==> flow/design.v <==
module ALUb
	(output reg [7:0] Result,
	output reg [3:0] NZVC,  
	input wire [7:0] A, B,
	input wire [2:0] ALU_Sel);
	always @ (*)
		begin
			case (ALU_Sel)
				3'b000: begin		 
							{NZVC[0], Result} = A + B; 		 
							NZVC[3] = Result[7];			 
							if (Result==0)
								NZVC[2] = 1;				 
							else
								NZVC[2] = 0;
							if (A[7]==0 && B[7]==0 && Result[7]==1) 		 
								NZVC[1] = 1;
							else if (A[7]==1 && B[7]==1 && Result[7]==0)
								NZVC[1] = 1;
							else
								NZVC[1] = 0;
						end
				3'b001: begin		 
							{NZVC[0], Result} = A + 1;
							NZVC[3] = Result[7];
							if (Result==0)
								NZVC[2] = 1;
							else
								NZVC[2] = 0;
							if (A[7]==0 && Result[7]==1) 
								NZVC[1] = 1;
							else
								NZVC[1] = 0;
						end	
				3'b010: begin		 
							{NZVC[0], Result} = A - B;
							NZVC[3] = Result[7];
							if (Result==0)
								NZVC[2] = 1;
							else
								NZVC[2] = 0;
							if (A[7]==0 && B[7]==1 && Result[7]==1) 
								NZVC[1] = 1;
							else if (A[7]==1 && B[7]==0 && Result[7]==0)
								NZVC[1] = 1;
							else 
								NZVC[1] = 0;
						end
				3'b011: begin		 
							{NZVC[0], Result} = A - 1;
							NZVC[3] = Result[7];
							if (Result==0)
								NZVC[2] = 1;
							else
								NZVC[2] = 0;
							if (A[7]==1 && Result[7]==0) 
								NZVC[1] = 1;
							else 
								NZVC[1] = 0;          
						end	
				3'b100: begin			 
							Result = A & B;
							NZVC[3] = Result[7];
							if (Result==0)
								NZVC[2] = 1;
							else
								NZVC[2] = 0;
							NZVC[1] = 0;
							NZVC[0] = 0;
						end
				3'b101: begin		 
							Result = A | B;
							NZVC[3] = Result[7];
							if (Result==0)
								NZVC[2] = 1;
							else
								NZVC[2] = 0;
							NZVC[1] = 0;
							NZVC[0] = 0;
						end
				3'b110: begin		 
							Result = A ^ B;
							NZVC[3] = Result[7];
							if (Result==0)
								NZVC[2] = 1;
							else
								NZVC[2] = 0;
							NZVC[1] = 0;
							NZVC[0] = 0;
						end
				3'b111: begin		 
							Result = ~A;
							NZVC[3] = Result[7];
							if (Result==0)
								NZVC[2] = 1;
							else
								NZVC[2] = 0;
							NZVC[1] = 0;
							NZVC[0] = 0;
						end	
				default: begin
							Result = 8'hXX;
							NZVC = 4'hX; 
						end
				endcase	
		end	
endmodule
module data_path 
	(output reg [7:0] address,
	output reg [7:0] to_memory,
	output reg [7:0] IR_out,
	output reg [3:0] CCR_Result, 
	input wire [7:0] from_memory,
	input wire [2:0] ALU_Sel,
	input wire [1:0] Bus1_Sel, Bus2_Sel,
	input wire IR_Load, MAR_Load, PC_Load, A_Load, B_Load, CCR_Load, PC_Inc,
	input wire Clk, Reset);
	wire [3:0] NZVC;
	reg [7:0] IR;
	reg [7:0] Bus1, Bus2;
	reg [7:0] PC, MAR, A, B;
	wire [7:0] ALU_Result;
	always @ (Bus1_Sel, PC, A, B) 
	begin: MUX_BUS1
		case (Bus1_Sel)
			2'b00 : Bus1 = PC;
			2'b01 : Bus1 = A;
			2'b10 : Bus1 = B; 
			default : Bus1 = 8'h00;
		endcase 
	end
	always @ (Bus2_Sel, ALU_Result, Bus1, from_memory) 
	begin: MUX_BUS2
		case (Bus2_Sel)
			2'b00 : Bus2 = ALU_Result;
			2'b01 : Bus2 = Bus1;
			2'b10 : Bus2 = from_memory; 
			default : Bus2 = 8'h00;
		endcase 
	end	
	always @ (Bus1, MAR) 
	begin
		to_memory = Bus1;
		address = MAR; 
	end
	always @ (posedge Clk or negedge Reset)
	begin: INSTRUCTION_REGISTER
		if (!Reset) begin
			IR <= 8'h00;
			IR_out <= 8'h00;  
		end else begin
			if (IR_Load) begin
				IR <= Bus2;
				IR_out <= Bus2;
			end
		end
	end
	always @ (posedge Clk or negedge Reset)
	begin: MEMORY_ADDRESS_REGISTER
		if (!Reset)
			MAR <= 8'h00;
		else
			if (MAR_Load)
				MAR <= Bus2;
	end
	always @ (posedge Clk or negedge Reset)
	begin: PROGRAM_COUNTER
		if (!Reset)
			PC <= 8'h00;
		else
			if (PC_Load)
				PC <= Bus2;
			else if (PC_Inc)
				PC <= MAR + 1;
	end
	always @ (posedge Clk or negedge Reset)  
	begin: A_REGISTER
		if (!Reset)
			A <= 8'h00;
		else
			if (A_Load)
				A <= Bus2;
	end
	always @ (posedge Clk or negedge Reset)  
	begin: B_REGISTER
		if (!Reset)
			B <= 8'h00;
		else
			if (B_Load)
				B <= Bus2;
	end
	ALUb alu(.A(A), .B(B), .ALU_Sel(ALU_Sel), .NZVC(NZVC), .Result(ALU_Result));  
	always @ (posedge Clk or negedge Reset)  
	begin: CONDITION_CODE_REGISTER
		if (!Reset)
			CCR_Result <= 4'h0;
		else
			if (CCR_Load)
				CCR_Result <= NZVC;
	end
endmodule
module control_unit 
	(output reg IR_Load, 
	 output reg MAR_Load, 
	 output reg PC_Load, PC_Inc, 
	 output reg A_Load, B_Load,
	 output reg CCR_Load,
	 output reg [2:0] ALU_Sel,
	 output reg [1:0] Bus1_Sel, Bus2_Sel,
	 output reg write, 
	 input wire [7:0] IR, 
	 input wire [3:0] CCR_Result,
     input wire Clk, Reset);
  	reg [7:0] current_state, next_state;
  	parameter S0_FETCH = 0,   
              S1_FETCH = 1,
              S2_FETCH = 2,
              S3_DECODE = 3,  
              S4_LDA_IMM = 4,  
              S5_LDA_IMM = 5,
              S6_LDA_IMM = 6,
              S4_LDA_DIR = 7,  
              S5_LDA_DIR = 8,
              S6_LDA_DIR = 9,
              S7_LDA_DIR = 10,
              S8_LDA_DIR = 11,
			  S4_STA_DIR = 12,  
			  S5_STA_DIR = 13, 
			  S6_STA_DIR = 14, 
			  S7_STA_DIR = 15, 
			  S4_LDB_IMM = 16,  
			  S5_LDB_IMM = 17,
			  S6_LDB_IMM = 18,
			  S4_LDB_DIR = 19,  
			  S5_LDB_DIR = 20,
			  S6_LDB_DIR = 21,
			  S7_LDB_DIR = 22,
			  S8_LDB_DIR = 23,
			  S4_STB_DIR = 24,  
			  S5_STB_DIR = 25,
			  S6_STB_DIR = 26,
			  S7_STB_DIR = 27,
			  S4_BRA = 28,  
			  S5_BRA = 29,
			  S6_BRA = 30,
			  S4_BEQ = 31,  
			  S5_BEQ = 32,
			  S6_BEQ = 33,
			  S7_BEQ = 34,  
			  S4_BNE = 35,  
			  S5_BNE = 36,
			  S6_BNE = 37,
			  S7_BNE = 38,  
			  S4_BMI = 39,  
			  S5_BMI = 40,
			  S6_BMI = 41, 
			  S7_BMI = 42,  
			  S4_BPL = 43,  
			  S5_BPL = 44,
			  S6_BPL = 45,
			  S7_BPL = 46,  
			  S4_BVS = 47,  
			  S5_BVS = 48,
			  S6_BVS = 49,
			  S7_BVS = 50,  
			  S4_BVC = 51,  
			  S5_BVC = 52, 
			  S6_BVC = 53,
			  S7_BVC = 54,  
			  S4_BCS = 55,  
			  S5_BCS = 56,
			  S6_BCS = 57,
			  S7_BCS = 58,  
			  S4_BCC = 59,  
			  S5_BCC = 60,
			  S6_BCC = 61,
			  S7_BCC = 62,  
			  S4_ADD_AB = 63,  
			  S4_SUB_AB = 64,  
			  S4_AND_AB = 65,  
			  S4_OR_AB = 66,  
 			  S4_INCA = 67,  
			  S4_INCB = 68,  
			  S4_DECA = 69,  
			  S4_DECB = 70,  
			  S4_XORAB = 71,  
			  S4_NOTA = 72,  
			  S4_NOTB = 73,  
			  S4_ADDAB_LDB = 74,  
			  S8_BSKIP = 75;  
			  parameter LDA_IMM = 8'h86;  
			  parameter LDA_DIR = 8'h87;  
			  parameter LDB_IMM = 8'h88;  
			  parameter LDB_DIR = 8'h89;  
			  parameter STA_DIR = 8'h96;  
			  parameter STB_DIR = 8'h97;  
			  parameter ADD_AB = 8'h42;  
			  parameter SUB_AB = 8'h43;  
			  parameter AND_AB = 8'h44;  
			  parameter OR_AB = 8'h45;  
			  parameter INCA = 8'h46;  
			  parameter INCB = 8'h47;  
			  parameter DECA = 8'h48;  
			  parameter DECB = 8'h49;  
			  parameter XOR_AB = 8'h4A;  
			  parameter NOTA = 8'h4B;  
			  parameter NOTB = 8'h4C;  
			  parameter ADDAB_LDB = 8'h4D;  
			  parameter BRA = 8'h20;  
			  parameter BMI = 8'h21;  
			  parameter BPL = 8'h22;  
			  parameter BEQ = 8'h23;  
			  parameter BNE = 8'h24;  
			  parameter BVS = 8'h25;  
			  parameter BVC = 8'h26;  
			  parameter BCS = 8'h27;  
			  parameter BCC = 8'h28;  
  	always @ (posedge Clk or negedge Reset)
  		begin: STATE_MEMORY
  			if (!Reset)
  				current_state <= S0_FETCH;
  			else
  				current_state <= next_state;
  		end
  	always @ (*)
  		begin: NEXT_STATE_LOGIC
  			case (current_state)
  				S0_FETCH : next_state = S1_FETCH;
  				S1_FETCH : next_state = S2_FETCH;
  				S2_FETCH : next_state = S3_DECODE;
  				S3_DECODE : if (IR == LDA_IMM) next_state = S4_LDA_IMM;
  							 else if (IR == LDA_DIR) next_state = S4_LDA_DIR;
  							 else if (IR == STA_DIR) next_state = S4_STA_DIR;
							 else if (IR == LDB_IMM) next_state = S4_LDB_IMM;
							 else if (IR == LDB_DIR) next_state = S4_LDB_DIR;
							 else if (IR == STA_DIR) next_state = S4_STA_DIR;
							 else if (IR == STB_DIR) next_state = S4_STB_DIR;
							 else if (IR == ADD_AB) next_state = S4_ADD_AB;
							 else if (IR == ADDAB_LDB) next_state = S4_ADDAB_LDB;
							 else if (IR == SUB_AB) next_state = S4_SUB_AB;
							 else if (IR == AND_AB) next_state = S4_AND_AB;
							 else if (IR == OR_AB) next_state = S4_OR_AB;
							 else if (IR == INCA) next_state = S4_INCA;
							 else if (IR == INCB) next_state = S4_INCB;
							 else if (IR == DECA) next_state = S4_DECA;
							 else if (IR == DECB) next_state = S4_DECB;
							 else if (IR == XOR_AB) next_state = S4_XORAB;
							 else if (IR == NOTA) next_state = S4_NOTA;
							 else if (IR == NOTB) next_state = S4_NOTB;
							 else if (IR == BRA) next_state = S4_BRA;
							 else if (IR == BMI) 
								begin
									if (CCR_Result[3] == 1)
										next_state = S4_BMI;
									else
										next_state = S7_BMI;
								end
							 else if (IR == BPL) 
								begin
									if (CCR_Result[3] == 0)
										next_state = S4_BPL;
									else
										next_state = S7_BPL;
								end
							 else if (IR == BEQ) 
							 	begin
									if (CCR_Result[2] == 1)
										next_state = S4_BEQ;
									else
										next_state = S7_BEQ;
								end
							 else if (IR == BNE) 
							 	begin
									if (CCR_Result[2] == 0)
										next_state = S4_BNE;
									else
										next_state = S7_BNE;
								end
							 else if (IR == BVS) 
							 	begin
									if (CCR_Result[1] == 1)
										next_state = S4_BVS;
									else
										next_state = S7_BVS;
								end
							 else if (IR == BVC) 
							 	begin
									if (CCR_Result[1] == 0)
										next_state = S4_BVC;
									else
										next_state = S7_BVC;
								end
							 else if (IR == BCS) 
							 	begin
									if (CCR_Result[0] == 1)
										next_state = S4_BCS;
									else
										next_state = S7_BCS;
								end
							 else if (IR == BCC) 
							 	begin
									if (CCR_Result[0] == 0)
										next_state = S4_BCC;
									else
										next_state = S7_BCC;
								end
							 else next_state = S3_DECODE;  
  				S4_LDA_IMM : next_state = S5_LDA_IMM;  
  				S5_LDA_IMM : next_state = S6_LDA_IMM;
				S6_LDA_IMM : next_state = S0_FETCH;
				S4_LDA_DIR : next_state = S5_LDA_DIR;
				S5_LDA_DIR : next_state = S6_LDA_DIR;
				S6_LDA_DIR : next_state = S7_LDA_DIR;
				S7_LDA_DIR : next_state = S8_LDA_DIR;
				S8_LDA_DIR : next_state = S0_FETCH;
				S4_STA_DIR : next_state = S5_STA_DIR;
				S5_STA_DIR : next_state = S6_STA_DIR;
				S6_STA_DIR : next_state = S7_STA_DIR;
				S7_STA_DIR : next_state = S0_FETCH;
				S4_LDB_IMM : next_state = S5_LDB_IMM;
				S5_LDB_IMM : next_state = S6_LDB_IMM;
				S6_LDB_IMM : next_state = S0_FETCH;
				S4_LDB_DIR : next_state = S5_LDB_DIR;
				S5_LDB_DIR : next_state = S6_LDB_DIR;
				S6_LDB_DIR : next_state = S7_LDB_DIR;
				S7_LDB_DIR : next_state = S8_LDB_DIR;
				S8_LDB_DIR : next_state = S0_FETCH;
				S4_STB_DIR : next_state = S5_STB_DIR;
				S5_STB_DIR : next_state = S6_STB_DIR;
				S6_STB_DIR : next_state = S7_STB_DIR;
				S7_STB_DIR : next_state = S0_FETCH;
				S4_BRA : next_state = S5_BRA;
				S5_BRA : next_state = S6_BRA;
				S6_BRA : next_state = S0_FETCH;
			  	S4_BEQ : next_state = S5_BEQ;
				S5_BEQ : next_state = S6_BEQ;
				S6_BEQ : next_state = S0_FETCH;
				S7_BEQ : next_state = S8_BSKIP;
				S4_BNE : next_state = S5_BNE;
				S5_BNE : next_state = S6_BNE;
				S6_BNE : next_state = S0_FETCH;
				S7_BNE : next_state = S8_BSKIP;
				S4_BMI : next_state = S5_BMI;
				S5_BMI : next_state = S6_BMI;
				S6_BMI : next_state = S0_FETCH;
				S7_BMI : next_state = S8_BSKIP;
				S4_BPL : next_state = S5_BPL;
				S5_BPL : next_state = S6_BPL;
				S6_BPL : next_state = S0_FETCH;
				S7_BPL : next_state = S8_BSKIP;
				S4_BVS : next_state = S5_BVS;
				S5_BVS : next_state = S6_BVS;
				S6_BVS : next_state = S0_FETCH;
				S7_BVS : next_state = S8_BSKIP;
				S4_BVC : next_state = S5_BVC;
				S5_BVC : next_state = S6_BVC;
				S6_BVC : next_state = S0_FETCH;
				S7_BVC : next_state = S8_BSKIP;
				S4_BCS : next_state = S5_BCS;
				S5_BCS : next_state = S6_BCS;
				S6_BCS : next_state = S0_FETCH;
				S7_BCS : next_state = S8_BSKIP;
				S4_BCC : next_state = S5_BCC;
				S5_BCC : next_state = S6_BCC;
				S6_BCC : next_state = S0_FETCH;
				S7_BCC : next_state = S8_BSKIP;
				S8_BSKIP : next_state = S0_FETCH;
				S4_ADD_AB : next_state = S0_FETCH;
				S4_SUB_AB : next_state = S0_FETCH;
				S4_AND_AB : next_state = S0_FETCH;
				S4_OR_AB : next_state = S0_FETCH;
				S4_INCA : next_state = S0_FETCH;
  				default  : next_state = S0_FETCH;
  			endcase
  		end
  		always @ (*)
  			begin: OUTPUT_LOGIC
  				case (current_state)
  					S0_FETCH : 
  						begin  
  							IR_Load = 0;
							MAR_Load = 1;
							PC_Load = 0;
							PC_Inc = 0;
 							A_Load = 0;
							B_Load = 0;
 							ALU_Sel = 3'b000;
 							CCR_Load = 0;
 							Bus1_Sel = 2'b00;  
  							Bus2_Sel = 2'b01;  
 							write = 0;
						end
					S1_FETCH : 
  						begin  
  							IR_Load = 0;
							MAR_Load = 0;
							PC_Load = 0;
							PC_Inc = 1;
 							A_Load = 0;
							B_Load = 0;
 							ALU_Sel = 3'b000;
 							CCR_Load = 0;
 							Bus1_Sel = 2'b00;  
  							Bus2_Sel = 2'b01;  
 							write = 0;
						end
					S2_FETCH :
						begin  
							IR_Load = 1;
							MAR_Load = 0;
							PC_Load = 0;
							PC_Inc = 0;
 							A_Load = 0;
							B_Load = 0;
 							ALU_Sel = 3'b000;
 							CCR_Load = 0;
 							Bus1_Sel = 2'b00;  
  							Bus2_Sel = 2'b10;  
 							write = 0;
						end
					S3_DECODE : 
  						begin  
  							IR_Load = 0;
							MAR_Load = 0;
							PC_Load = 0;
							PC_Inc = 0;
 							A_Load = 0;
							B_Load = 0;
 							ALU_Sel = 3'b000;
 							CCR_Load = 0;
 							Bus1_Sel = 2'b00;  
  							Bus2_Sel = 2'b01;  
 							write = 0;
						end
					S4_LDA_IMM : 
  						begin  
  							IR_Load = 0;
							MAR_Load = 1;
							PC_Load = 0;
							PC_Inc = 0;
 							A_Load = 0;
							B_Load = 0;
 							ALU_Sel = 3'b000;
 							CCR_Load = 0;
 							Bus1_Sel = 2'b00;  
  							Bus2_Sel = 2'b01;  
 							write = 0;
						end
					S5_LDA_IMM : 
  						begin  
  							IR_Load = 0;
							MAR_Load = 0;
							PC_Load = 0;
							PC_Inc = 1;
 							A_Load = 0;
							B_Load = 0;
 							ALU_Sel = 3'b000;
 							CCR_Load = 0;
 							Bus1_Sel = 2'b00;  
  							Bus2_Sel = 2'b10;  
 							write = 0;
						end
					S6_LDA_IMM : 
  						begin  
  							IR_Load = 0;
							MAR_Load = 0;
							PC_Load = 0;
							PC_Inc = 0;
 							A_Load = 1;
							B_Load = 0;
 							ALU_Sel = 3'b000;
 							CCR_Load = 0;
 							Bus1_Sel = 2'b00;  
  							Bus2_Sel = 2'b10;  
 							write = 0;
						end
					S4_LDA_DIR : 
  						begin  
  							IR_Load = 0;
							MAR_Load = 1;
							PC_Load = 0;
							PC_Inc = 0;
 							A_Load = 0;
							B_Load = 0;
 							ALU_Sel = 3'b000;
 							CCR_Load = 0;
 							Bus1_Sel = 2'b00;  
  							Bus2_Sel = 2'b01;  
 							write = 0;
						end
					S5_LDA_DIR : 
  						begin  
  							IR_Load = 0;
							MAR_Load = 0;
							PC_Load = 0;
							PC_Inc = 1;
 							A_Load = 0;
							B_Load = 0;
 							ALU_Sel = 3'b000;
 							CCR_Load = 0;
 							Bus1_Sel = 2'b00;  
  							Bus2_Sel = 2'b10;  
 							write = 0;
						end
					S6_LDA_DIR : 
  						begin  
  							IR_Load = 0;
							MAR_Load = 1;
							PC_Load = 0;
							PC_Inc = 0;
 							A_Load = 0;
							B_Load = 0;
 							ALU_Sel = 3'b000;
 							CCR_Load = 0;
 							Bus1_Sel = 2'b00;  
  							Bus2_Sel = 2'b10;  
 							write = 0;
						end
					S7_LDA_DIR :
						begin  
  							IR_Load = 0;
							MAR_Load = 0;
							PC_Load = 0;
							PC_Inc = 0;
 							A_Load = 0;
							B_Load = 0;
 							ALU_Sel = 3'b000;
 							CCR_Load = 0;
 							Bus1_Sel = 2'b00;  
  							Bus2_Sel = 2'b10;  
 							write = 0;
						end
					S8_LDA_DIR :
						begin  
  							IR_Load = 0;
							MAR_Load = 0;
							PC_Load = 0;
							PC_Inc = 0;
 							A_Load = 1;
							B_Load = 0;
 							ALU_Sel = 3'b000;
 							CCR_Load = 0;
 							Bus1_Sel = 2'b00;  
  							Bus2_Sel = 2'b10;  
 							write = 0;
						end
					S4_LDB_IMM : 
  						begin  
  							IR_Load = 0;
							MAR_Load = 1;
							PC_Load = 0;
							PC_Inc = 0;
 							A_Load = 0;
							B_Load = 0;
 							ALU_Sel = 3'b000;
 							CCR_Load = 0;
 							Bus1_Sel = 2'b00;  
  							Bus2_Sel = 2'b01;  
 							write = 0;
						end
					S5_LDB_IMM : 
  						begin  
  							IR_Load = 0;
							MAR_Load = 0;
							PC_Load = 0;
							PC_Inc = 1;
 							A_Load = 0;
							B_Load = 0;
 							ALU_Sel = 3'b000;
 							CCR_Load = 0;
 							Bus1_Sel = 2'b00;  
  							Bus2_Sel = 2'b10;  
 							write = 0;
						end
					S6_LDB_IMM : 
  						begin  
  							IR_Load = 0;
							MAR_Load = 0;
							PC_Load = 0;
							PC_Inc = 0;
 							A_Load = 0;
							B_Load = 1;
 							ALU_Sel = 3'b000;
 							CCR_Load = 0;
 							Bus1_Sel = 2'b00;  
  							Bus2_Sel = 2'b10;  
 							write = 0;
						end
					S4_LDB_DIR : 
  						begin  
  							IR_Load = 0;
							MAR_Load = 1;
							PC_Load = 0;
							PC_Inc = 0;
 							A_Load = 0;
							B_Load = 0;
 							ALU_Sel = 3'b000;
 							CCR_Load = 0;
 							Bus1_Sel = 2'b00;  
  							Bus2_Sel = 2'b01;  
 							write = 0;
						end
					S5_LDB_DIR : 
  						begin  
  							IR_Load = 0;
							MAR_Load = 0;
							PC_Load = 0;
							PC_Inc = 1;
 							A_Load = 0;
							B_Load = 0;
 							ALU_Sel = 3'b000;
 							CCR_Load = 0;
 							Bus1_Sel = 2'b00;  
  							Bus2_Sel = 2'b10;  
 							write = 0;
						end
					S6_LDB_DIR : 
  						begin  
  							IR_Load = 0;
							MAR_Load = 1;
							PC_Load = 0;
							PC_Inc = 0;
 							A_Load = 0;
							B_Load = 0;
 							ALU_Sel = 3'b000;
 							CCR_Load = 0;
 							Bus1_Sel = 2'b00;  
  							Bus2_Sel = 2'b10;  
 							write = 0;
						end
					S7_LDB_DIR : 
  						begin  
  							IR_Load = 0;
							MAR_Load = 0;
							PC_Load = 0;
							PC_Inc = 0;
 							A_Load = 0;
							B_Load = 0;
 							ALU_Sel = 3'b000;
 							CCR_Load = 0;
 							Bus1_Sel = 2'b00;  
  							Bus2_Sel = 2'b10;  
 							write = 0;
						end
					S8_LDB_DIR :
						begin  
  							IR_Load = 0;
							MAR_Load = 0;
							PC_Load = 0;
							PC_Inc = 0;
 							A_Load = 0;
							B_Load = 1;
 							ALU_Sel = 3'b000;
 							CCR_Load = 0;
 							Bus1_Sel = 2'b00;  
  							Bus2_Sel = 2'b10;  
 							write = 0;
						end
					S4_STA_DIR : 
  						begin  
  							IR_Load = 0;
							MAR_Load = 1;
							PC_Load = 0;
							PC_Inc = 0;
 							A_Load = 0;
							B_Load = 0;
 							ALU_Sel = 3'b000;
 							CCR_Load = 0;
 							Bus1_Sel = 2'b00;  
  							Bus2_Sel = 2'b01;  
 							write = 0;
						end
					S5_STA_DIR : 
  						begin  
  							IR_Load = 0;
							MAR_Load = 0;
							PC_Load = 0;
							PC_Inc = 1;
 							A_Load = 0;
							B_Load = 0;
 							ALU_Sel = 3'b000;
 							CCR_Load = 0;
 							Bus1_Sel = 2'b00;  
  							Bus2_Sel = 2'b10;  
 							write = 0;
						end
					S6_STA_DIR : 
  						begin  
  							IR_Load = 0;
							MAR_Load = 1;
							PC_Load = 0;
							PC_Inc = 0;
 							A_Load = 0;
							B_Load = 0;
 							ALU_Sel = 3'b000;
 							CCR_Load = 0;
 							Bus1_Sel = 2'b00;  
  							Bus2_Sel = 2'b10;  
 							write = 0;
						end
					S7_STA_DIR : 
  						begin  
  							IR_Load = 0;
							MAR_Load = 0;
							PC_Load = 0;
							PC_Inc = 0;
 							A_Load = 0;
							B_Load = 0;
 							ALU_Sel = 3'b000;
 							CCR_Load = 0;
 							Bus1_Sel = 2'b01;  
  							Bus2_Sel = 2'b00;  
 							write = 1;
						end
					S4_STB_DIR : 
  						begin  
  							IR_Load = 0;
							MAR_Load = 1;
							PC_Load = 0;
							PC_Inc = 0;
 							A_Load = 0;
							B_Load = 0;
 							ALU_Sel = 3'b000;
 							CCR_Load = 0;
 							Bus1_Sel = 2'b00;  
  							Bus2_Sel = 2'b01;  
 							write = 0;
						end
					S5_STB_DIR : 
  						begin  
  							IR_Load = 0;
							MAR_Load = 0;
							PC_Load = 0;
							PC_Inc = 1;
 							A_Load = 0;
							B_Load = 0;
 							ALU_Sel = 3'b000;
 							CCR_Load = 0;
 							Bus1_Sel = 2'b00;  
  							Bus2_Sel = 2'b10;  
 							write = 0;
						end
					S6_STB_DIR : 
  						begin  
  							IR_Load = 0;
							MAR_Load = 1;
							PC_Load = 0;
							PC_Inc = 0;
 							A_Load = 0;
							B_Load = 0;
 							ALU_Sel = 3'b000;
 							CCR_Load = 0;
 							Bus1_Sel = 2'b00;  
  							Bus2_Sel = 2'b10;  
 							write = 0;
						end
					S7_STB_DIR : 
  						begin  
  							IR_Load = 0;
							MAR_Load = 0;
							PC_Load = 0;
							PC_Inc = 0;
 							A_Load = 0;
							B_Load = 0;
 							ALU_Sel = 3'b000;
 							CCR_Load = 0;
 							Bus1_Sel = 2'b10;  
  							Bus2_Sel = 2'b00;  
 							write = 1;
						end
					S4_ADD_AB : 
  						begin  
  							IR_Load = 0;
							MAR_Load = 0;
							PC_Load = 0;
							PC_Inc = 0;
 							A_Load = 1;
							B_Load = 0;
 							ALU_Sel = 3'b000;
 							CCR_Load = 1;
 							Bus1_Sel = 2'b01;  
  							Bus2_Sel = 2'b00;  
 							write = 0;
						end
					S4_SUB_AB :
						begin  
							IR_Load = 0;
							MAR_Load = 0;
							PC_Load = 0;
							PC_Inc = 0;
 							A_Load = 1;
							B_Load = 0;
 							ALU_Sel = 3'b010;
 							CCR_Load = 1;
 							Bus1_Sel = 2'b01;  
  							Bus2_Sel = 2'b00;  
 							write = 0;
						end
					S4_AND_AB :
						begin  
							IR_Load = 0;
							MAR_Load = 0;
							PC_Load = 0;
							PC_Inc = 0;
 							A_Load = 1;
							B_Load = 0;
 							ALU_Sel = 3'b100;
 							CCR_Load = 1;
 							Bus1_Sel = 2'b01;  
  							Bus2_Sel = 2'b00;  
 							write = 0;
						end
					S4_OR_AB :
						begin  
							IR_Load = 0;
							MAR_Load = 0;
							PC_Load = 0;
							PC_Inc = 0;
 							A_Load = 1;
							B_Load = 0;
 							ALU_Sel = 3'b101;
 							CCR_Load = 1;
 							Bus1_Sel = 2'b01;  
  							Bus2_Sel = 2'b00;  
 							write = 0;
						end
					S4_INCA :
						begin  
							IR_Load = 0;
							MAR_Load = 0;
							PC_Load = 0;
							PC_Inc = 0;
 							A_Load = 1;
							B_Load = 0;
 							ALU_Sel = 3'b001;
 							CCR_Load = 1;
 							Bus1_Sel = 2'b01;  
  							Bus2_Sel = 2'b00;  
 							write = 0;
						end
					S4_DECA :
						begin  
							IR_Load = 0;
							MAR_Load = 0;
							PC_Load = 0;
							PC_Inc = 0;
 							A_Load = 1;
							B_Load = 0;
 							ALU_Sel = 3'b011;
 							CCR_Load = 1;
 							Bus1_Sel = 2'b01;  
  							Bus2_Sel = 2'b00;  
 							write = 0;
						end
					S4_XORAB :
						begin  
							IR_Load = 0;
							MAR_Load = 0;
							PC_Load = 0;
							PC_Inc = 0;
 							A_Load = 1;
							B_Load = 0;
 							ALU_Sel = 3'b110;
 							CCR_Load = 1;
 							Bus1_Sel = 2'b01;  
  							Bus2_Sel = 2'b00;  
 							write = 0;
						end
					S4_NOTA :
						begin  
							IR_Load = 0;
							MAR_Load = 0;
							PC_Load = 0;
							PC_Inc = 0;
 							A_Load = 1;
							B_Load = 0;
 							ALU_Sel = 3'b111;
 							CCR_Load = 1;
 							Bus1_Sel = 2'b01;  
  							Bus2_Sel = 2'b00;  
 							write = 0;
						end
					S4_ADDAB_LDB :
						begin  
							IR_Load = 0;
							MAR_Load = 0;
							PC_Load = 0;
							PC_Inc = 0;
 							A_Load = 0;
							B_Load = 1;
 							ALU_Sel = 3'b000;
 							CCR_Load = 1;
 							Bus1_Sel = 2'b01;  
  							Bus2_Sel = 2'b00;  
 							write = 0;
						end
					S4_INCB :
						begin  
							IR_Load = 0;
							MAR_Load = 0;
							PC_Load = 0;
							PC_Inc = 0;
							A_Load = 0;
							B_Load = 1;
							ALU_Sel = 3'b001;
							CCR_Load = 1;
							Bus1_Sel = 2'b10;  
							Bus2_Sel = 2'b00;  
							write = 0;
						end
					S4_DECB :
						begin  
							IR_Load = 0;
							MAR_Load = 0;
							PC_Load = 0;
							PC_Inc = 0;
							A_Load = 0;
							B_Load = 1;
							ALU_Sel = 3'b011;
							CCR_Load = 1;
							Bus1_Sel = 2'b10;  
							Bus2_Sel = 2'b00;  
							write = 0;
						end
					S4_NOTB :
						begin  
							IR_Load = 0;
							MAR_Load = 0;
							PC_Load = 0;
							PC_Inc = 0;
							A_Load = 0;
							B_Load = 1;
							ALU_Sel = 3'b111;
							CCR_Load = 1;
							Bus1_Sel = 2'b10;  
							Bus2_Sel = 2'b00;  
							write = 0;
						end
					S4_BRA :
						begin  
							IR_Load = 0;
							MAR_Load = 1;
							PC_Load = 0;
							PC_Inc = 0;
							A_Load = 0;
							B_Load = 0;
							ALU_Sel = 3'b000;
							CCR_Load = 0;
							Bus1_Sel = 2'b00;  
							Bus2_Sel = 2'b01;  
							write = 0;
						end
					S5_BRA :
						begin  
							IR_Load = 0;
							MAR_Load = 0;
							PC_Load = 0;
							PC_Inc = 0;
							A_Load = 0;
							B_Load = 0;
							ALU_Sel = 3'b000;
							CCR_Load = 0;
							Bus1_Sel = 2'b00;  
							Bus2_Sel = 2'b10;  
							write = 0;
						end
					S6_BRA :
						begin  
							IR_Load = 0;
							MAR_Load = 0;
							PC_Load = 1;
							PC_Inc = 0;
							A_Load = 0;
							B_Load = 0;
							ALU_Sel = 3'b000;
							CCR_Load = 0;
							Bus1_Sel = 2'b00;  
							Bus2_Sel = 2'b10;  
							write = 0;
						end
					S4_BMI :
						begin  
							IR_Load = 0;
							MAR_Load = 1;
							PC_Load = 0;
							PC_Inc = 0;
							A_Load = 0;
							B_Load = 0;
							ALU_Sel = 3'b000;
							CCR_Load = 0;
							Bus1_Sel = 2'b00;  
							Bus2_Sel = 2'b01;  
							write = 0;
						end
					S5_BMI :
						begin  
							IR_Load = 0;
							MAR_Load = 0;
							PC_Load = 0;
							PC_Inc = 0;
							A_Load = 0;
							B_Load = 0;
							ALU_Sel = 3'b000;
							CCR_Load = 0;
							Bus1_Sel = 2'b00;  
							Bus2_Sel = 2'b10;  
							write = 0;
						end
					S6_BMI :
						begin  
							IR_Load = 0;
							MAR_Load = 0;
							PC_Load = 1;
							PC_Inc = 0;
							A_Load = 0;
							B_Load = 0;
							ALU_Sel = 3'b000;
							CCR_Load = 0;
							Bus1_Sel = 2'b00;  
							Bus2_Sel = 2'b10;  
							write = 0;
						end
					S7_BMI :
						begin  
							IR_Load = 0;
							MAR_Load = 1;
							PC_Load = 0;
							PC_Inc = 0;
							A_Load = 0;
							B_Load = 0;
							ALU_Sel = 3'b000;
							CCR_Load = 0;
							Bus1_Sel = 2'b00;  
							Bus2_Sel = 2'b01;  
							write = 0;
						end
					S4_BPL :
						begin  
							IR_Load = 0;
							MAR_Load = 1;
							PC_Load = 0;
							PC_Inc = 0;
							A_Load = 0;
							B_Load = 0;
							ALU_Sel = 3'b000;
							CCR_Load = 0;
							Bus1_Sel = 2'b00;  
							Bus2_Sel = 2'b01;  
							write = 0;
						end
					S5_BPL :
						begin  
							IR_Load = 0;
							MAR_Load = 0;
							PC_Load = 0;
							PC_Inc = 0;
							A_Load = 0;
							B_Load = 0;
							ALU_Sel = 3'b000;
							CCR_Load = 0;
							Bus1_Sel = 2'b00;  
							Bus2_Sel = 2'b10;  
							write = 0;
						end
					S6_BPL :
						begin  
							IR_Load = 0;
							MAR_Load = 0;
							PC_Load = 1;
							PC_Inc = 0;
							A_Load = 0;
							B_Load = 0;
							ALU_Sel = 3'b000;
							CCR_Load = 0;
							Bus1_Sel = 2'b00;  
							Bus2_Sel = 2'b10;  
							write = 0;
						end
					S7_BPL :
						begin  
							IR_Load = 0;
							MAR_Load = 1;
							PC_Load = 0;
							PC_Inc = 0;
							A_Load = 0;
							B_Load = 0;
							ALU_Sel = 3'b000;
							CCR_Load = 0;
							Bus1_Sel = 2'b00;  
							Bus2_Sel = 2'b01;  
							write = 0;
						end
					S4_BEQ :
						begin  
							IR_Load = 0;
							MAR_Load = 1;
							PC_Load = 0;
							PC_Inc = 0;
							A_Load = 0;
							B_Load = 0;
							ALU_Sel = 3'b000;
							CCR_Load = 0;
							Bus1_Sel = 2'b00;  
							Bus2_Sel = 2'b01;  
							write = 0;
						end
					S5_BEQ :
						begin  
							IR_Load = 0;
							MAR_Load = 0;
							PC_Load = 0;
							PC_Inc = 0;
							A_Load = 0;
							B_Load = 0;
							ALU_Sel = 3'b000;
							CCR_Load = 0;
							Bus1_Sel = 2'b00;  
							Bus2_Sel = 2'b10;  
							write = 0;
						end
					S6_BEQ :
						begin  
							IR_Load = 0;
							MAR_Load = 0;
							PC_Load = 1;
							PC_Inc = 0;
							A_Load = 0;
							B_Load = 0;
							ALU_Sel = 3'b000;
							CCR_Load = 0;
							Bus1_Sel = 2'b00;  
							Bus2_Sel = 2'b10;  
							write = 0;
						end
					S7_BEQ :
						begin  
							IR_Load = 0;
							MAR_Load = 1;
							PC_Load = 0;
							PC_Inc = 0;
							A_Load = 0;
							B_Load = 0;
							ALU_Sel = 3'b000;
							CCR_Load = 0;
							Bus1_Sel = 2'b00;  
							Bus2_Sel = 2'b01;  
							write = 0;
						end
					S4_BNE :
						begin  
							IR_Load = 0;
							MAR_Load = 1;
							PC_Load = 0;
							PC_Inc = 0;
							A_Load = 0;
							B_Load = 0;
							ALU_Sel = 3'b000;
							CCR_Load = 0;
							Bus1_Sel = 2'b00;  
							Bus2_Sel = 2'b01;  
							write = 0;
						end
					S5_BNE :
						begin  
							IR_Load = 0;
							MAR_Load = 0;
							PC_Load = 0;
							PC_Inc = 0;
							A_Load = 0;
							B_Load = 0;
							ALU_Sel = 3'b000;
							CCR_Load = 0;
							Bus1_Sel = 2'b00;  
							Bus2_Sel = 2'b10;  
							write = 0;
						end
					S6_BNE :
						begin  
							IR_Load = 0;
							MAR_Load = 0;
							PC_Load = 1;
							PC_Inc = 0;
							A_Load = 0;
							B_Load = 0;
							ALU_Sel = 3'b000;
							CCR_Load = 0;
							Bus1_Sel = 2'b00;  
							Bus2_Sel = 2'b10;  
							write = 0;
						end
					S7_BNE :
						begin  
							IR_Load = 0;
							MAR_Load = 1;
							PC_Load = 0;
							PC_Inc = 0;
							A_Load = 0;
							B_Load = 0;
							ALU_Sel = 3'b000;
							CCR_Load = 0;
							Bus1_Sel = 2'b00;  
							Bus2_Sel = 2'b01;  
							write = 0;
						end
					S4_BVS :
						begin  
							IR_Load = 0;
							MAR_Load = 1;
							PC_Load = 0;
							PC_Inc = 0;
							A_Load = 0;
							B_Load = 0;
							ALU_Sel = 3'b000;
							CCR_Load = 0;
							Bus1_Sel = 2'b00;  
							Bus2_Sel = 2'b01;  
							write = 0;
						end
					S5_BVS :
						begin  
							IR_Load = 0;
							MAR_Load = 0;
							PC_Load = 0;
							PC_Inc = 0;
							A_Load = 0;
							B_Load = 0;
							ALU_Sel = 3'b000;
							CCR_Load = 0;
							Bus1_Sel = 2'b00;  
							Bus2_Sel = 2'b10;  
							write = 0;
						end
					S6_BVS :
						begin  
							IR_Load = 0;
							MAR_Load = 0;
							PC_Load = 1;
							PC_Inc = 0;
							A_Load = 0;
							B_Load = 0;
							ALU_Sel = 3'b000;
							CCR_Load = 0;
							Bus1_Sel = 2'b00;  
							Bus2_Sel = 2'b10;  
							write = 0;
						end
					S7_BVS :
						begin  
							IR_Load = 0;
							MAR_Load = 1;
							PC_Load = 0;
							PC_Inc = 0;
							A_Load = 0;
							B_Load = 0;
							ALU_Sel = 3'b000;
							CCR_Load = 0;
							Bus1_Sel = 2'b00;  
							Bus2_Sel = 2'b01;  
							write = 0;
						end
					S4_BVC :
						begin  
							IR_Load = 0;
							MAR_Load = 1;
							PC_Load = 0;
							PC_Inc = 0;
							A_Load = 0;
							B_Load = 0;
							ALU_Sel = 3'b000;
							CCR_Load = 0;
							Bus1_Sel = 2'b00;  
							Bus2_Sel = 2'b01;  
							write = 0;
						end
					S5_BVC :
						begin  
							IR_Load = 0;
							MAR_Load = 0;
							PC_Load = 0;
							PC_Inc = 0;
							A_Load = 0;
							B_Load = 0;
							ALU_Sel = 3'b000;
							CCR_Load = 0;
							Bus1_Sel = 2'b00;  
							Bus2_Sel = 2'b10;  
							write = 0;
						end
					S6_BVC :
						begin  
							IR_Load = 0;
							MAR_Load = 0;
							PC_Load = 1;
							PC_Inc = 0;
							A_Load = 0;
							B_Load = 0;
							ALU_Sel = 3'b000;
							CCR_Load = 0;
							Bus1_Sel = 2'b00;  
							Bus2_Sel = 2'b10;  
							write = 0;
						end
					S7_BVC :
						begin  
							IR_Load = 0;
							MAR_Load = 1;
							PC_Load = 0;
							PC_Inc = 0;
							A_Load = 0;
							B_Load = 0;
							ALU_Sel = 3'b000;
							CCR_Load = 0;
							Bus1_Sel = 2'b00;  
							Bus2_Sel = 2'b01;  
							write = 0;
						end
					S4_BCS :
						begin  
							IR_Load = 0;
							MAR_Load = 1;
							PC_Load = 0;
							PC_Inc = 0;
							A_Load = 0;
							B_Load = 0;
							ALU_Sel = 3'b000;
							CCR_Load = 0;
							Bus1_Sel = 2'b00;  
							Bus2_Sel = 2'b01;  
							write = 0;
						end
					S5_BCS :
						begin  
							IR_Load = 0;
							MAR_Load = 0;
							PC_Load = 0;
							PC_Inc = 0;
							A_Load = 0;
							B_Load = 0;
							ALU_Sel = 3'b000;
							CCR_Load = 0;
							Bus1_Sel = 2'b00;  
							Bus2_Sel = 2'b10;  
							write = 0;
						end
					S6_BCS :
						begin  
							IR_Load = 0;
							MAR_Load = 0;
							PC_Load = 1;
							PC_Inc = 0;
							A_Load = 0;
							B_Load = 0;
							ALU_Sel = 3'b000;
							CCR_Load = 0;
							Bus1_Sel = 2'b00;  
							Bus2_Sel = 2'b10;  
							write = 0;
						end
					S7_BCS :
						begin  
							IR_Load = 0;
							MAR_Load = 1;
							PC_Load = 0;
							PC_Inc = 0;
							A_Load = 0;
							B_Load = 0;
							ALU_Sel = 3'b000;
							CCR_Load = 0;
							Bus1_Sel = 2'b00;  
							Bus2_Sel = 2'b01;  
							write = 0;
						end
					S4_BCC :
						begin  
							IR_Load = 0;
							MAR_Load = 1;
							PC_Load = 0;
							PC_Inc = 0;
							A_Load = 0;
							B_Load = 0;
							ALU_Sel = 3'b000;
							CCR_Load = 0;
							Bus1_Sel = 2'b00;  
							Bus2_Sel = 2'b01;  
							write = 0;
						end
					S5_BCC :
						begin  
							IR_Load = 0;
							MAR_Load = 0;
							PC_Load = 0;
							PC_Inc = 0;
							A_Load = 0;
							B_Load = 0;
							ALU_Sel = 3'b000;
							CCR_Load = 0;
							Bus1_Sel = 2'b00;  
							Bus2_Sel = 2'b10;  
							write = 0;
						end
					S6_BCC :
						begin  
							IR_Load = 0;
							MAR_Load = 0;
							PC_Load = 1;
							PC_Inc = 0;
							A_Load = 0;
							B_Load = 0;
							ALU_Sel = 3'b000;
							CCR_Load = 0;
							Bus1_Sel = 2'b00;  
							Bus2_Sel = 2'b10;  
							write = 0;
						end
					S7_BCC :
						begin  
							IR_Load = 0;
							MAR_Load = 1;
							PC_Load = 0;
							PC_Inc = 0;
							A_Load = 0;
							B_Load = 0;
							ALU_Sel = 3'b000;
							CCR_Load = 0;
							Bus1_Sel = 2'b00;  
							Bus2_Sel = 2'b01;  
							write = 0;
						end
					S8_BSKIP :
						begin  
							IR_Load = 0;
							MAR_Load = 0;
							PC_Load = 0;
							PC_Inc = 1;
							A_Load = 0;
							B_Load = 0;
							ALU_Sel = 3'b000;
							CCR_Load = 0;
							Bus1_Sel = 2'b00;  
							Bus2_Sel = 2'b10;  
							write = 0;
						end
					default : 
						begin
							IR_Load = 0;
							MAR_Load = 0;
							PC_Load = 0;
							PC_Inc = 0;
							A_Load = 0;
							B_Load = 0;
							ALU_Sel = 3'b000;
							CCR_Load = 0;
							Bus1_Sel = 2'b00;  
							Bus2_Sel = 2'b00;  
							write = 0;
						end
  				endcase
  			end
endmodule
module cpu 
	(output wire [7:0] address,
	 output wire [7:0] to_memory,
	 output wire write,
	 input wire [7:0] from_memory, 
     input wire clk, reset);
        wire IR_Load;
    wire MAR_Load;
    wire PC_Load;
    wire PC_Inc;
    wire A_Load;
    wire B_Load;
    wire CCR_Load;
    wire[2:0] ALU_Sel;
    wire[1:0] Bus1_Sel, Bus2_Sel;
    wire[7:0] IR;
    wire[3:0] CCR_Result;
	control_unit ctrl_un0 (
        .IR_Load(IR_Load),
        .MAR_Load(MAR_Load),
        .PC_Load(PC_Load),
        .PC_Inc(PC_Inc),
        .A_Load(A_Load),
        .B_Load(B_Load),
        .CCR_Load(CCR_Load),
        .ALU_Sel(ALU_Sel),
        .Bus1_Sel(Bus1_Sel),
        .Bus2_Sel(Bus2_Sel),
        .write(write),
        .IR(IR),
        .CCR_Result(CCR_Result),
        .Clk(clk),
        .Reset(reset)
	);
	data_path dt_pht0 (
		.address(address),
        .to_memory(to_memory),
        .IR_out(IR),
        .CCR_Result(CCR_Result),
        .from_memory(from_memory),
        .ALU_Sel(ALU_Sel),
        .Bus1_Sel(Bus1_Sel),
        .Bus2_Sel(Bus2_Sel),
        .IR_Load(IR_Load),
        .MAR_Load(MAR_Load),
        .PC_Load(PC_Load),
        .PC_Inc(PC_Inc),
        .A_Load(A_Load),
        .B_Load(B_Load),
        .CCR_Load(CCR_Load),
        .Clk(clk),
        .Reset(reset)
	);
endmodule
# From RTL to reports: cpu
# Each step is given for the RTL above and for the edited RTL.
# Lines under "orig" count in the file above, lines under "edited" in the edited file.
# "diff": "edited" minus "orig" as printed here.
# Library cell names are shortened.
# A cell with -- has no value.
[setup] design="cpu" clock="clk" cell_library="sky130hd" corner="tt_025C_1v80"

# Diff
# The edit as a unified diff against the file above.
# This change comes from a script, not from a designer. The edited design behaves differently; no optimisation was intended.
# begin of diff
@@ -336,5 +336,5 @@
 							 else if (IR == STA_DIR) next_state = S4_STA_DIR;
 							 else if (IR == STB_DIR) next_state = S4_STB_DIR;
-							 else if (IR == ADD_AB) next_state = S4_ADD_AB;
+							 else if (IR >= ADD_AB) next_state = S4_ADD_AB;
 							 else if (IR == ADDAB_LDB) next_state = S4_ADDAB_LDB;
 							 else if (IR == SUB_AB) next_state = S4_SUB_AB;
# end of diff

# Word level
# Yosys after proc, flatten, opt, wreduce and memory -nomap, before mapping. Memory bits, and registers merged into a memory's read port (data or address), are not among the register bits. Print and check cells are not counted. Equal cells are merged and count once.
# Yosys's memory passes give these memory sizes; they may raise the number of words (mostly to a power of two), join words into wider ones and drop unused or constant bits.
[classes] element="reduce_and_logical" orig=25 edited=25 diff=0
[classes] element="shifts" orig=0 edited=0 diff=0
[classes] element="n_mux" orig=60 edited=60 diff=0
[classes] element="addsub" orig=5 edited=5 diff=0
[classes] element="bitwise" orig=9 edited=9 diff=0
[classes] element="equal" orig=85 edited=84 diff=-1
[classes] element="cmp" orig=0 edited=1 diff=1
[classes] element="multipliers" orig=0 edited=0 diff=0
[classes] element="n_div" orig=0 edited=0 diff=0
[ops] op="8-bit by 7-bit == test with 1-bit output with constant B" orig=12 edited=11 diff=-1
[ops] op="8-bit by 7-bit >= comparator with 1-bit output with constant B" orig=0 edited=1 diff=1
# Operator kinds equal on both sides are left out: 41.
[bits] element="clocked_rd_ports_x_width" orig=0 edited=0 diff=0
[bits] element="memories" orig=1 edited=1 diff=0
[bits] element="out_inout_bits" orig=17 edited=17 diff=0
[bits] element="latchBits" orig=0 edited=0 diff=0
[bits] element="ram_bits" orig=0 edited=0 diff=0
[bits] element="reg_bits" orig=52 edited=52 diff=0
[bits] element="input_bits" orig=10 edited=10 diff=0
[bits] element="rom_bits" orig=1920 edited=1920 diff=0
[bits] element="wordCells" orig=192 edited=192 diff=0
[memory_table] element="mem_shapes" orig="128x15 r1 w0" edited="128x15 r1 w0"

# Longest topological paths
# Longest topological path by Yosys (ltp), each cell counted once; first at word level (registers and memories cut), then after technology mapping (sequential cells cut; the memories' decode and read muxes count).
[logic_depth] element="depth_word" orig=29 edited=29 diff=0
[logic_depth] element="ABC_AREA" orig="0" edited="0"
[logic_depth] element="mapped_depth" orig=12 edited=12 diff=0
[logic_depth] element="ltp_nobuf" orig=11 edited=11 diff=0

# Mapped cells and area
# The flow's flattened synthesis, as Yosys stat reports it; memories are mapped. The netlist is that of the ABC_AREA named above (0 if unset); the other value can give another one.
[synth_totals] element="seqArea_um2" orig=1276.2 edited=1276.2 diff=0.0
[synth_totals] element="ff_cells" orig=51 edited=51 diff=0
[synth_totals] element="synth_area_um2" orig=6184.7 edited=5998.3 diff=-186.4
[synth_totals] element="cell_count" orig=816 edited=758 diff=-58
[synth_totals] element="buf_cells" orig=57 edited=53 diff=-4
[by_type] type="nand2_1" orig=71 edited=51 diff=-20
[by_type] type="o21ai_1" orig=11 edited=1 diff=-10
[by_type] type="nor2_1" orig=63 edited=54 diff=-9
[by_type] type="a41oi_1" orig=1 edited=10 diff=9
[by_type] type="o21ai_0" orig=48 edited=41 diff=-7
[by_type] type="clkbuf_1" orig=36 edited=29 diff=-7
[by_type] type="and3_1" orig=16 edited=9 diff=-7
[by_type] type="nor3_1" orig=33 edited=28 diff=-5
[by_type] type="a221o_1" orig=9 edited=4 diff=-5
[by_type] type="mux2_4" orig=5 edited=0 diff=-5
[by_type] type="nand3b_1" orig=1 edited=6 diff=5
[by_type] type="inv_1" orig=32 edited=36 diff=4
[by_type] type="nor2b_1" orig=18 edited=14 diff=-4
[by_type] type="o211ai_1" orig=12 edited=8 diff=-4
[by_type] type="o221ai_1" orig=5 edited=1 diff=-4
[by_type] type="buf_2" orig=11 edited=14 diff=3
[by_type] type="xor2_1" orig=8 edited=5 diff=-3
[by_type] type="or3_1" orig=6 edited=9 diff=3
# Cell types equal on both sides are left out: 22.
# Not every row of either side is listed.
# The figures by module come from a second, unflattened synthesis with its own total; it is not the netlist above.
[unflattened] element="cells_unflattened" orig=788 edited=722 diff=-66
[unflattened] element="hier_area_um2" orig=5933.2 edited=5778.0 diff=-155.2
# Each row is one instance without its submodules.
[by_module_orig] module="data_path" mod_seq_area_um2=1101.1 instances=1 mod_area_um2=2075.7 n_cells=210
[by_module_orig] module="ALUb" mod_seq_area_um2=0.0 instances=1 mod_area_um2=1983.2 n_cells=271
[by_module_orig] module="control_unit" mod_seq_area_um2=175.2 instances=1 mod_area_um2=1874.3 n_cells=307
[by_module_orig] module="cpu" mod_seq_area_um2=0.0 instances=1 mod_area_um2=0.0 n_cells=0
[by_module_edited] module="data_path" mod_seq_area_um2=1101.1 instances=1 mod_area_um2=2075.7 n_cells=210
[by_module_edited] module="ALUb" mod_seq_area_um2=0.0 instances=1 mod_area_um2=2023.2 n_cells=256
[by_module_edited] module="control_unit" mod_seq_area_um2=175.2 instances=1 mod_area_um2=1679.1 n_cells=256
[by_module_edited] module="cpu" mod_seq_area_um2=0.0 instances=1 mod_area_um2=0.0 n_cells=0

# Worst setup path after synthesis
# Source: OpenSTA report_checks on the synthesized netlist (no wires, ideal clock, input and output delay 20% of the period each), path of least setup slack; recovery checks are left aside. Register names are those of the netlist, which keeps one name where synthesis merged equal registers.
[synth_timing] element="path_type" orig="flip-flop to output port" edited="flip-flop to output port"
[synth_timing] element="from" orig="register ctrl_un0.current_state[1]" edited="register ctrl_un0.current_state[1]"
[synth_timing] element="to" orig="output port to_memory[2]" edited="output port to_memory[3]"
[synth_timing] element="path_delay_ns" orig=2.117 edited=1.984 diff=-0.133
[synth_timing] element="slack_ns" orig=4.283 edited=4.416 diff=0.133
[synth_timing] element="n_path_buf" orig=2 edited=1 diff=-1
[synth_timing] element="arrival_ns" orig=2.117 edited=1.984 diff=-0.133
[synth_timing] element="out_delay_ns" orig=1.600 edited=1.600 diff=0.000
[synth_timing] element="period_ns" orig=8.0 edited=8.0 diff=0.0
[synth_timing] element="required_time_ns" orig=6.400 edited=6.400 diff=0.000
[synth_timing] element="driving_pins" orig=10 edited=7 diff=-3
[synth_timing] element="launch_ns" orig=0.000 edited=0.000 diff=0.000
[synth_timing] element="period_less_setup_slack_ns" orig=3.717 edited=3.584 diff=-0.133
# "path_delay_ns" = arrival - input delay + setup time.
# A path that ends at an output port has no setup time.
# "driving_pins" counts driving pins, that of a launching flip-flop among them; a cell with two outputs on the path counts twice.
# "period_less_setup_slack_ns" = period - worst setup slack (recovery checks aside). The figure is calculated, with input and output delays left at 20% of the set period.
# Between the ends stands the longest chain of elaborated cells between them, by number of cells; it is not shown to be the way that was timed. Of several equally long chains one is given.
# Each line given opens the expression or statement behind the cell; cells for indexed reads and writes are added by Yosys, which also makes memories of some case tables.
# The chain passes a memory read, where the word-level depth is cut; so it can be longer than that depth.
[synth_between_orig] path_cell_list="dfrtp_1 > ha_1 > buf_2 > nand2b_1 > or4_1 > and2_1 > clkbuf_2 > a21oi_1 > a2bb2oi_1 > inv_1" elab_chain_len=4 cone_cells=6 lines_between=2 classes_between="eq/ne (2); mux (2); reduce/logical (1); memory (1)"
[synth_rtl_orig] element="from (decl)" line=214 rtl="reg [7:0] current_state, next_state;"
[synth_rtl_orig] element="from (assign)" line=321 rtl="current_state <= S0_FETCH;"
[synth_rtl_orig] element="from (assign)" line=323 rtl="current_state <= next_state;"
[synth_rtl_orig] element="memory 128 x 15 bit" line=478 rtl="case (current_state)"
[synth_rtl_orig] element="15-bit 2-to-1 mux" line=478
[synth_rtl_orig] element="2-bit == test" line=125 rtl="case (Bus1_Sel)"
[synth_rtl_orig] element="8-bit case mux with 3-bit select" line=125
[synth_rtl_orig] element="to (decl)" line=1562 rtl="output wire [7:0] to_memory,"
[synth_between_edited] path_cell_list="dfrtp_1 > ha_1 > buf_2 > nand2b_1 > or4_4 > a211oi_4 > a221o_1" elab_chain_len=4 cone_cells=6 lines_between=2 classes_between="eq/ne (2); mux (2); reduce/logical (1); memory (1)"
[synth_rtl_edited] element="from (decl)" line=214 rtl="reg [7:0] current_state, next_state;"
[synth_rtl_edited] element="from (assign)" line=321 rtl="current_state <= S0_FETCH;"
[synth_rtl_edited] element="from (assign)" line=323 rtl="current_state <= next_state;"
[synth_rtl_edited] element="memory 128 x 15 bit" line=478 rtl="case (current_state)"
[synth_rtl_edited] element="15-bit 2-to-1 mux" line=478
[synth_rtl_edited] element="2-bit == test" line=125 rtl="case (Bus1_Sel)"
[synth_rtl_edited] element="8-bit case mux with 3-bit select" line=125
[synth_rtl_edited] element="to (decl)" line=1562 rtl="output wire [7:0] to_memory,"

# Timing after layout
# From the final timing report of each run of set A: the path of least setup slack in the routed layout; clock arrival at registers is part of the times.
[layout_timing] element="path_type" orig="flip-flop to output port" edited="flip-flop to output port"
[layout_timing] element="from" orig="register ctrl_un0.current_state[1]" edited="register ctrl_un0.current_state[6]"
[layout_timing] element="to" orig="output port to_memory[2]" edited="output port to_memory[0]"
[layout_timing] element="out_delay_ns" orig=1.60 edited=1.60 diff=0.00
[layout_timing] element="n_path_buf" orig=1 edited=1 diff=0
[layout_timing] element="driving_pins" orig=9 edited=7 diff=-2
[layout_timing] element="required_time_ns" orig=6.40 edited=6.40 diff=0.00
[layout_timing] element="launch_ns" orig=0.29 edited=0.30 diff=0.01
[layout_timing] element="period_ns" orig=8.0 edited=8.0 diff=0.0
[layout_timing] element="slack_ns" orig=2.58 edited=2.73 diff=0.15
[layout_timing] element="arrival_ns" orig=3.82 edited=3.67 diff=-0.15
# Between the ends stands the longest chain of elaborated cells between them, by number of cells; it is not shown to be the way that was timed. Of several equally long chains one is given.
# The chain passes a memory read, where the word-level depth is cut; so it can be longer than that depth.
[layout_between_orig] path_cell_list="dfrtp_1 > ha_1 > nand2b_1 > or4_1 > and2_1 > a21oi_1 > a2bb2oi_1 > inv_1 > clkdlybuf4s50_1" elab_chain_len=4 cone_cells=6 lines_between=2 classes_between="eq/ne (2); mux (2); reduce/logical (1); memory (1)"
[layout_rtl_orig] element="from (decl)" line=214 rtl="reg [7:0] current_state, next_state;"
[layout_rtl_orig] element="from (assign)" line=321 rtl="current_state <= S0_FETCH;"
[layout_rtl_orig] element="from (assign)" line=323 rtl="current_state <= next_state;"
[layout_rtl_orig] element="memory 128 x 15 bit" line=478 rtl="case (current_state)"
[layout_rtl_orig] element="15-bit 2-to-1 mux" line=478
[layout_rtl_orig] element="2-bit == test" line=125 rtl="case (Bus1_Sel)"
[layout_rtl_orig] element="8-bit case mux with 3-bit select" line=125
[layout_rtl_orig] element="to (decl)" line=1562 rtl="output wire [7:0] to_memory,"
[layout_between_edited] path_cell_list="dfrtp_1 > nor3b_2 > o211ai_1 > a211oi_4 > nand2_1 > o21ai_0 > clkdlybuf4s50_1" elab_chain_len=4 cone_cells=6 lines_between=2 classes_between="eq/ne (2); mux (2); reduce/logical (1); memory (1)"
[layout_rtl_edited] element="from (decl)" line=214 rtl="reg [7:0] current_state, next_state;"
[layout_rtl_edited] element="from (assign)" line=321 rtl="current_state <= S0_FETCH;"
[layout_rtl_edited] element="from (assign)" line=323 rtl="current_state <= next_state;"
[layout_rtl_edited] element="memory 128 x 15 bit" line=478 rtl="case (current_state)"
[layout_rtl_edited] element="15-bit 2-to-1 mux" line=478
[layout_rtl_edited] element="2-bit == test" line=125 rtl="case (Bus1_Sel)"
[layout_rtl_edited] element="8-bit case mux with 3-bit select" line=125
[layout_rtl_edited] element="to (decl)" line=1562 rtl="output wire [7:0] to_memory,"

# Flow runs
# Runs of the flow (Yosys, OpenROAD) on both versions; the two runs of a pair have the same settings. The constraints put input and output delay at 20% of the set period each and load the outputs with 0.01 pF.
[settings_set_A] period_ns=8.0 CAP_MARGIN=20 CORE_MARGIN=2 CORE_UTILIZATION=40 SLEW_MARGIN=20
[results_set_A] element="fin_power_mw" orig=3.375 edited=3.313 diff=-0.062
[results_set_A] element="achieved_period_ns" orig=5.418 edited=5.267 diff=-0.151
[results_set_A] element="layout_stdcell_area_um2" orig=6587.6 edited=6397.4 diff=-190.2
[results_set_A] element="yosys.chip_area_um2" orig=6184.7 edited=5998.3 diff=-186.4
[results_set_A] element="fin_tns_ns" orig=0.000 edited=0.000 diff=0.000
[results_set_A] element="total_die_area_um2" orig=16472.4 edited=15990.9 diff=-481.5
[results_set_A] element="fin_ws_ns" orig=2.582 edited=2.733 diff=0.151
[settings_set_B] CELL_PAD_IN_SITES_GLOBAL_PLACEMENT=3 CORE_UTILIZATION=31 CTS_CLUSTER_DIAMETER=335 CTS_CLUSTER_SIZE=40 MIN_ROUTING_LAYER="met1" PLACE_DENSITY_LB_ADDON=0.06 SETUP_SLACK_MARGIN=0.83 SLEW_MARGIN=20 TNS_END_PERCENT=60 period_ns=4.67 CAP_MARGIN=20 CORE_MARGIN=2
[results_set_B] element="fin_power_mw" orig=6.160 edited=5.994 diff=-0.166
[results_set_B] element="achieved_period_ns" orig=3.771 edited=3.742 diff=-0.029
[results_set_B] element="layout_stdcell_area_um2" orig=6952.9 edited=6850.3 diff=-102.6
[results_set_B] element="yosys.chip_area_um2" orig=6184.7 edited=5998.3 diff=-186.4
[results_set_B] element="fin_tns_ns" orig=0.000 edited=0.000 diff=0.000
[results_set_B] element="total_die_area_um2" orig=21096.1 edited=20477.6 diff=-618.5
[results_set_B] element="fin_ws_ns" orig=0.899 edited=0.928 diff=0.029
# "achieved_period_ns": clock period set for the run, less the worst setup slack. It is reckoned from that one timing run; input and output delays stay at 20% of the period that was set.
# "fin_power_mw": no workload was simulated; the value follows from the tool's default switching activity.
